==> flow/design.v <==
module alu (
    input               i_clk,
    input               i_rst_n,
    input               i_valid,
    input signed [11:0] i_data_a,
    input signed [11:0] i_data_b,
    input        [2:0]  i_inst,
    output              o_valid,
    output       [11:0] o_data,
    output              o_overflow
);
reg  [11:0] o_data_w, o_data_r;
reg         o_valid_w, o_valid_r;
reg         o_overflow_w, o_overflow_r;
reg  [19:0] data_old;
reg         overflow_old;
wire [12:0] data_add, data_sub, data_mean;
wire [23:0] data_mul;
wire [19:0] data_mul_round;
wire [20:0] data_mac;
wire [11:0] data_a_abs, data_b_abs;
assign o_valid = o_valid_r;
assign o_data = o_data_r;
assign o_overflow = o_overflow_r;
assign data_add = {i_data_a[11], i_data_a} + {i_data_b[11], i_data_b};
assign data_sub = {i_data_a[11], i_data_a} - {i_data_b[11], i_data_b};
assign data_mul = {{12{i_data_a[11]}}, i_data_a} * {{12{i_data_b[11]}}, i_data_b};
assign data_mul_round = {data_mul[23], data_mul[23:5]} + {19'd0, data_mul[4]};
assign data_mac = {data_mul_round[19], data_mul_round} + {data_old[19], data_old};
assign data_mean = data_add >> 1;
assign data_a_abs = i_data_a[11]? ~(i_data_a)+12'd1: i_data_a;
assign data_b_abs = i_data_b[11]? ~(i_data_b)+12'd1: i_data_b;
always@(*) begin
  o_data_w = 12'd0;
  o_valid_w = i_valid;
  o_overflow_w = 1'b0;
  case(i_inst)
    3'b000: begin  
      o_overflow_w = ^data_add[12:11];
      o_data_w = data_add[11:0];
    end
    3'b001: begin  
      o_overflow_w = ^data_sub[12:11];
      o_data_w = data_sub[11:0];
    end
    3'b010: begin  
      o_data_w = data_mul_round[11:0];
      o_overflow_w = ~(data_mul_round[19:11] == 9'b1_1111_1111 | data_mul_round[19:11] == 9'b0_0000_0000);
    end
    3'b011: begin  
      o_data_w = data_mac[11:0]; 
      o_overflow_w = ~(data_mac[20:11] == 10'b11_1111_1111 | data_mac[20:11] == 10'b00_0000_0000) | overflow_old;
    end
    3'b100: begin  
      o_data_w = ~(i_data_a ^ i_data_b);
    end
    3'b101: begin  
      o_data_w = ~i_data_a[11]? i_data_a: 12'd0;
    end
    3'b110: begin  
      o_data_w = data_mean[11:0];
    end
    3'b111: begin  
      o_data_w = (data_a_abs >= data_b_abs)? data_a_abs: data_b_abs;
    end
  endcase
end
always@(posedge i_clk or negedge i_rst_n) begin
  if(~i_rst_n) begin
    o_data_r <= 12'd0;
    o_overflow_r <= 1'b0;
    o_valid_r <= 1'b0;
  end 
  else begin
    o_data_r <= o_data_w;
    o_overflow_r <= o_overflow_w;
    o_valid_r <= o_valid_w;
  end
end
always@(posedge i_clk or negedge i_rst_n) begin
  if(~i_rst_n) begin
    data_old <= 20'd0;
    overflow_old <= 1'b0;
  end
  else if(i_valid) begin
    if(i_inst == 3'b011)begin
      data_old <= {{8{o_data_w[11]}}, o_data_w};
      overflow_old <= o_overflow_w;
    end
    else begin
      data_old <= 20'd0;
      overflow_old <= 1'b0;
    end
  end
end
endmodule
# Reports on alu
# The steps from the RTL of alu to its reports follow in flow order.
# Lines are those of the file above, counted from 1.
# Cell names lack the library's common part.
# The mark n/a stands for no value.
[setup] top_module="alu" clock="i_clk" library="sky130hd" pvt_corner="tt_025C_1v80"

# Elaborated design
# Yosys after proc, flatten, opt, wreduce and memory -nomap, before mapping. Memory bits, and registers merged into a memory's read port (data or address), are not among the register bits. Print and check cells are not counted. Equal cells are merged and count once.
[bits] reg_bits=35 inputBits=30 output_inout_bits=14 elab_cells=45
[classes] add_sub_neg=6 n_mul=1 cmp=1 eq_ne=9 n_mux=8 bitwise=9 reduce_logical=6
[ops] cell="multiplier 12 x 12 -> 24 bit" count=1
[ops] cell="case mux 12 bit (select 8 bit)" count=1
[ops] cell="NOT 12 bit" count=3
[ops] cell="2-to-1 mux 12 bit" count=3
[ops] cell="adder 12 x 1 -> 12 bit (second input constant)" count=2
[ops] cell="adder 20 x 20 -> 21 bit" count=1
[ops] cell="adder 19 x 2 -> 20 bit" count=1
[ops] cell="2-to-1 mux 20 bit" count=1
[ops] cell="adder 12 x 12 -> 13 bit" count=1
[ops] cell="subtractor 12 x 12 -> 13 bit" count=1
[ops] cell="greater-or-equal comparator 12 bit" count=1
[ops] cell="XOR 12 bit" count=1
[ops] cell="== test 3 bit (second input constant)" count=4
[ops] cell="2-to-1 mux 11 bit" count=1
[ops] cell="== test 10 bit (second input constant)" count=1
[ops] cell="zero test 10 bit" count=1
[ops] cell="== test 9 bit (second input constant)" count=1
[ops] cell="zero test 9 bit" count=1
[ops] cell="== test 3 x 2 -> 1 bit (second input constant)" count=2
[ops] cell="case mux 1 bit (select 5 bit)" count=1
[ops] cell="parity 2 bit" count=2
[ops] cell="OR reduction 4 bit" count=1
[ops] cell="OR 1 bit" count=3
[ops] cell="== test 3 x 1 -> 1 bit (second input constant)" count=1
[ops] cell="zero test 3 bit" count=1
[ops] cell="NOT 1 bit" count=2
[ops] cell="2-to-1 mux 1 bit" count=1

# Depth
# Depth = most cells in a row (Yosys ltp): at word level without a register or memory, in the mapped netlist without a sequential cell, where the memories' decode and read muxes count.
[depth] depth_word=9 ABC_AREA=0 ltp_mapped=34 mapped_depth_nobuf=33

# Netlist
# The flow's flattened synthesis, as Yosys stat reports it; memories are mapped. The netlist is that of the ABC_AREA named above (0 if unset); the other value can give another one.
# The area totals of this step are shown rounded.
[mapped] cells=1312 synth_area_um2=10500 seqArea_um2=676 flip_flops=27 buffers=54
[types] cell="fa_1" count=141 area_total_um2=2.82E+03
[types] cell="ha_1" count=108 area_total_um2=1.35E+03
[types] cell="inv_1" count=217 area_total_um2=814.531
[types] cell="dfrtp_1" count=27 area_total_um2=675.648
[types] cell="xnor2_1" count=58 area_total_um2=507.987
[types] cell="nand2_1" count=135 area_total_um2=506.736
[types] cell="a21oi_1" count=72 area_total_um2=360.346
[types] cell="nor2_1" count=86 area_total_um2=322.81
[types] cell="xor2_1" count=27 area_total_um2=236.477
[types] cell="and2_1" count=34 area_total_um2=212.704
[types] cell="o21ai_0" count=40 area_total_um2=200.192
[types] cell="clkbuf_1" count=51 area_total_um2=191.434
[types] cell="nor3_1" count=30 area_total_um2=150.144
[types] cell="nand3_1" count=28 area_total_um2=140.134
[types] cell="nand2b_1" count=20 area_total_um2=125.12
[types] cell="a21o_1" count=16 area_total_um2=120.115
[types] cell="nor2b_1" count=17 area_total_um2=106.352
[types] cell="o211ai_1" count=14 area_total_um2=105.101
# Not listed: further types 55, cells in them 191.

# Timing after synthesis
# Path of least setup slack by OpenSTA after synthesis, without wires, with an ideal clock, recovery checks aside; 20% of the period is set as input and as output delay. Where synthesis merged equal registers, the netlist keeps one of their names.
[synth_path] kind="input to register" from="input i_data_a[11]" to="register overflow_old" clock_period_ns=10.0 in_delay_ns=2.000 setup_ns=0.144 t_first_pin_ns=2.000 t_arrival_ns=9.843 t_required_ns=9.856 slack_ns=0.013 path_delay_ns=7.987 driving_pins=33 path_buffers=3 period_less_setup_slack_ns=9.987
# "path_delay_ns" is the arrival time less input delay plus setup time.
# "driving_pins" counts driving pins, that of a launching flip-flop among them; a cell with two outputs on the path counts twice.
# "period_less_setup_slack_ns" is the clock period less the worst setup slack; recovery checks do not enter. This is arithmetic on one report: input and output delays are still those of the set period (20% each).
# Between the ends stands the longest chain of elaborated cells between them, by number of cells; it is not shown to be the way that was timed. Of several equally long chains one is given.
# A line is the first line of the expression or statement that the cell stems from. Yosys adds cells for indexed reads and writes and turns some case tables into memories.
# At most two assigning lines are given for a register; there are more.
[synth_between] path_cell_list="clkbuf_1 > clkbuf_1 > nand2_1 > inv_1 > fa_1 > ha_1 > inv_1 > fa_1 > inv_1 > fa_1 > inv_1 > fa_1 > inv_1 > ha_1 > a21o_1 > nor3_1 > nand3_1 > a221o_1 > nor4b_4 > and4_1 > nor2_1 > ha_1 > clkbuf_1 > and2_1 > o311ai_0 > a21oi_1 > a41o_1 > a21o_1 > nand2_1 > a31o_2 > or4_1 > nor3b_1 > o32ai_1" elab_chain_len=9 cone_cells=18 lines_between=11 classes_between="4 x add/sub; 1 x mul; 2 x eq/ne; 2 x mux; 5 x logic; 4 x reduce/logical"
[synth_rtl] item="start, declared" line=5 text="input signed [11:0] i_data_a,"
[synth_rtl] item="multiplier 12 x 12 -> 24 bit" line=27 text="assign data_mul = {{12{i_data_a[11]}}, i_data_a} * {{12{i_data_b[11]}}, i_data_b};"
[synth_rtl] item="adder 19 x 2 -> 20 bit" line=28 text="assign data_mul_round = {data_mul[23], data_mul[23:5]} + {19'd0, data_mul[4]};"
[synth_rtl] item="adder 20 x 20 -> 21 bit" line=29 text="assign data_mac = {data_mul_round[19], data_mul_round} + {data_old[19], data_old};"
[synth_rtl] item="== test 10 bit" line=52 text="o_overflow_w = ~(data_mac[20:11] == 10'b11_1111_1111 | data_mac[20:11] == 10'b00_0000_0000) | overflow_old;"
[synth_rtl] item="OR 1 bit" line=52
[synth_rtl] item="NOT 1 bit" line=52
[synth_rtl] item="OR 1 bit" line=52
[synth_rtl] item="case mux 1 bit (select 5 bit)" line=37 text="case(i_inst)"
[synth_rtl] item="2-to-1 mux 1 bit" line=86 text="if(i_inst == 3'b011)begin"
[synth_rtl] item="end, assigned" line=83 text="overflow_old <= 1'b0;"
[synth_rtl] item="end, assigned" line=88 text="overflow_old <= o_overflow_w;"
[synth_rtl] item="end, declared" line=16 text="reg         overflow_old;"

# Timing after layout
# Path of least setup slack in the final report of flow run A (OpenROAD, finished layout, wires in). Where an end is a register, its clock arrival counts in the times.
[layout_path] kind="input to register" from="input i_data_a[5]" to="register overflow_old" clock_period_ns=9.8 in_delay_ns=1.96 setup_ns=0.16 t_first_pin_ns=1.96 t_arrival_ns=9.18 t_required_ns=9.90 slack_ns=0.72 driving_pins=33 path_buffers=5
# Between the ends stands the longest chain of elaborated cells between them, by number of cells; it is not shown to be the way that was timed. Of several equally long chains one is given.
# At most two assigning lines are given for a register; there are more.
[layout_between] path_cell_list="buf_6 > buf_12 > buf_6 > and2_4 > fa_1 > inv_1 > fa_1 > inv_2 > fa_2 > fa_1 > inv_2 > fa_1 > inv_2 > ha_4 > a21o_1 > nor3_1 > nand3_1 > a221o_1 > buf_4 > buf_4 > xor2_2 > ha_1 > and3_4 > and2_4 > o311ai_2 > a21oi_2 > a41o_1 > a21o_1 > nand2_2 > a31o_4 > or4_4 > nor3b_2 > o32ai_1" elab_chain_len=9 cone_cells=18 lines_between=11 classes_between="4 x add/sub; 1 x mul; 2 x eq/ne; 2 x mux; 5 x logic; 4 x reduce/logical"
[layout_rtl] item="start, declared" line=5 text="input signed [11:0] i_data_a,"
[layout_rtl] item="multiplier 12 x 12 -> 24 bit" line=27 text="assign data_mul = {{12{i_data_a[11]}}, i_data_a} * {{12{i_data_b[11]}}, i_data_b};"
[layout_rtl] item="adder 19 x 2 -> 20 bit" line=28 text="assign data_mul_round = {data_mul[23], data_mul[23:5]} + {19'd0, data_mul[4]};"
[layout_rtl] item="adder 20 x 20 -> 21 bit" line=29 text="assign data_mac = {data_mul_round[19], data_mul_round} + {data_old[19], data_old};"
[layout_rtl] item="== test 10 bit" line=52 text="o_overflow_w = ~(data_mac[20:11] == 10'b11_1111_1111 | data_mac[20:11] == 10'b00_0000_0000) | overflow_old;"
[layout_rtl] item="OR 1 bit" line=52
[layout_rtl] item="NOT 1 bit" line=52
[layout_rtl] item="OR 1 bit" line=52
[layout_rtl] item="case mux 1 bit (select 5 bit)" line=37 text="case(i_inst)"
[layout_rtl] item="2-to-1 mux 1 bit" line=86 text="if(i_inst == 3'b011)begin"
[layout_rtl] item="end, assigned" line=83 text="overflow_old <= 1'b0;"
[layout_rtl] item="end, assigned" line=88 text="overflow_old <= o_overflow_w;"
[layout_rtl] item="end, declared" line=16 text="reg         overflow_old;"

# alu through Yosys and OpenROAD on sky130hd: 5 stored runs, unordered, with their settings and measured results. The constraints put input and output delay at 20% of the set period each and load the outputs with 0.01 pF.
# "period_less_ws_ns" = clock period - worst setup slack. The figure is calculated, with input and output delays left at 20% of the set period.
# "worst_setup_path_time_ns": the worst setup path's part of the clock period (all of it between registers, 20% less for each end at a port) less its slack. A launch clock that arrives late makes it longer, a capture clock that arrives late makes it shorter.
# Results are given in rounded form.
run="flow run A" settings CORE_UTILIZATION=40 SETUP_SLACK_MARGIN=2.23 period_ns=9.8 CAP_MARGIN=20 CORE_MARGIN=2 SLEW_MARGIN=20
run="flow run A" results post_synth_area_um2=10500 period_less_ws_ns=9.080 utilization_frac=0.561 tns_ns=0.000 final_die_area_um2=27500 worstSetupSlack_ns=0.720 worst_setup_path_time_ns=7.12 timing.worst_path_kind="input to register" worst_hold_slack_ns=0.521
run="flow run B" settings CELL_PAD_IN_SITES_GLOBAL_PLACEMENT=3 CORE_ASPECT_RATIO=0.9 CORE_UTILIZATION=55 GPL_ROUTABILITY_DRIVEN=0 HOLD_SLACK_MARGIN=0.1 MIN_ROUTING_LAYER="met2" PLACE_DENSITY_LB_ADDON=0.03 SETUP_SLACK_MARGIN=0.51 TNS_END_PERCENT=45 period_ns=7.13 CAP_MARGIN=20 CORE_MARGIN=2 SLEW_MARGIN=20
run="flow run B" outcome="not finished: placement ended with error FLW-0024"
run="flow run C" settings CORE_UTILIZATION=40 period_ns=10.0 CAP_MARGIN=20 CORE_MARGIN=2 SLEW_MARGIN=20
run="flow run C" results post_synth_area_um2=10500 period_less_ws_ns=9.698 utilization_frac=0.501 tns_ns=0.000 final_die_area_um2=27500 worstSetupSlack_ns=0.302 worst_setup_path_time_ns=7.70 timing.worst_path_kind="input to register" worst_hold_slack_ns=0.523
run="flow run D" settings ABC_AREA=1 CAP_MARGIN=15 CORE_ASPECT_RATIO=0.9 CORE_UTILIZATION=40 CTS_CLUSTER_DIAMETER=372 GPL_TIMING_DRIVEN=0 HOLD_SLACK_MARGIN=0.28 MIN_ROUTING_LAYER="met1" SLEW_MARGIN=10 period_ns=9.65 CORE_MARGIN=2
run="flow run D" results post_synth_area_um2=11300 period_less_ws_ns=9.244 utilization_frac=0.447 tns_ns=0.000 final_die_area_um2=29700 worstSetupSlack_ns=0.406 worst_setup_path_time_ns=7.31 timing.worst_path_kind="input to register" worst_hold_slack_ns=0.499
run="flow run E" settings ABC_AREA=1 CAP_MARGIN=15 CORE_UTILIZATION=40 GPL_TIMING_DRIVEN=0 HOLD_SLACK_MARGIN=0.28 MIN_ROUTING_LAYER="met1" period_ns=9.65 CORE_MARGIN=2 SLEW_MARGIN=20
run="flow run E" results post_synth_area_um2=11300 period_less_ws_ns=9.044 utilization_frac=0.449 tns_ns=0.000 final_die_area_um2=29700 worstSetupSlack_ns=0.606 worst_setup_path_time_ns=7.11 timing.worst_path_kind="input to register" worst_hold_slack_ns=0.499
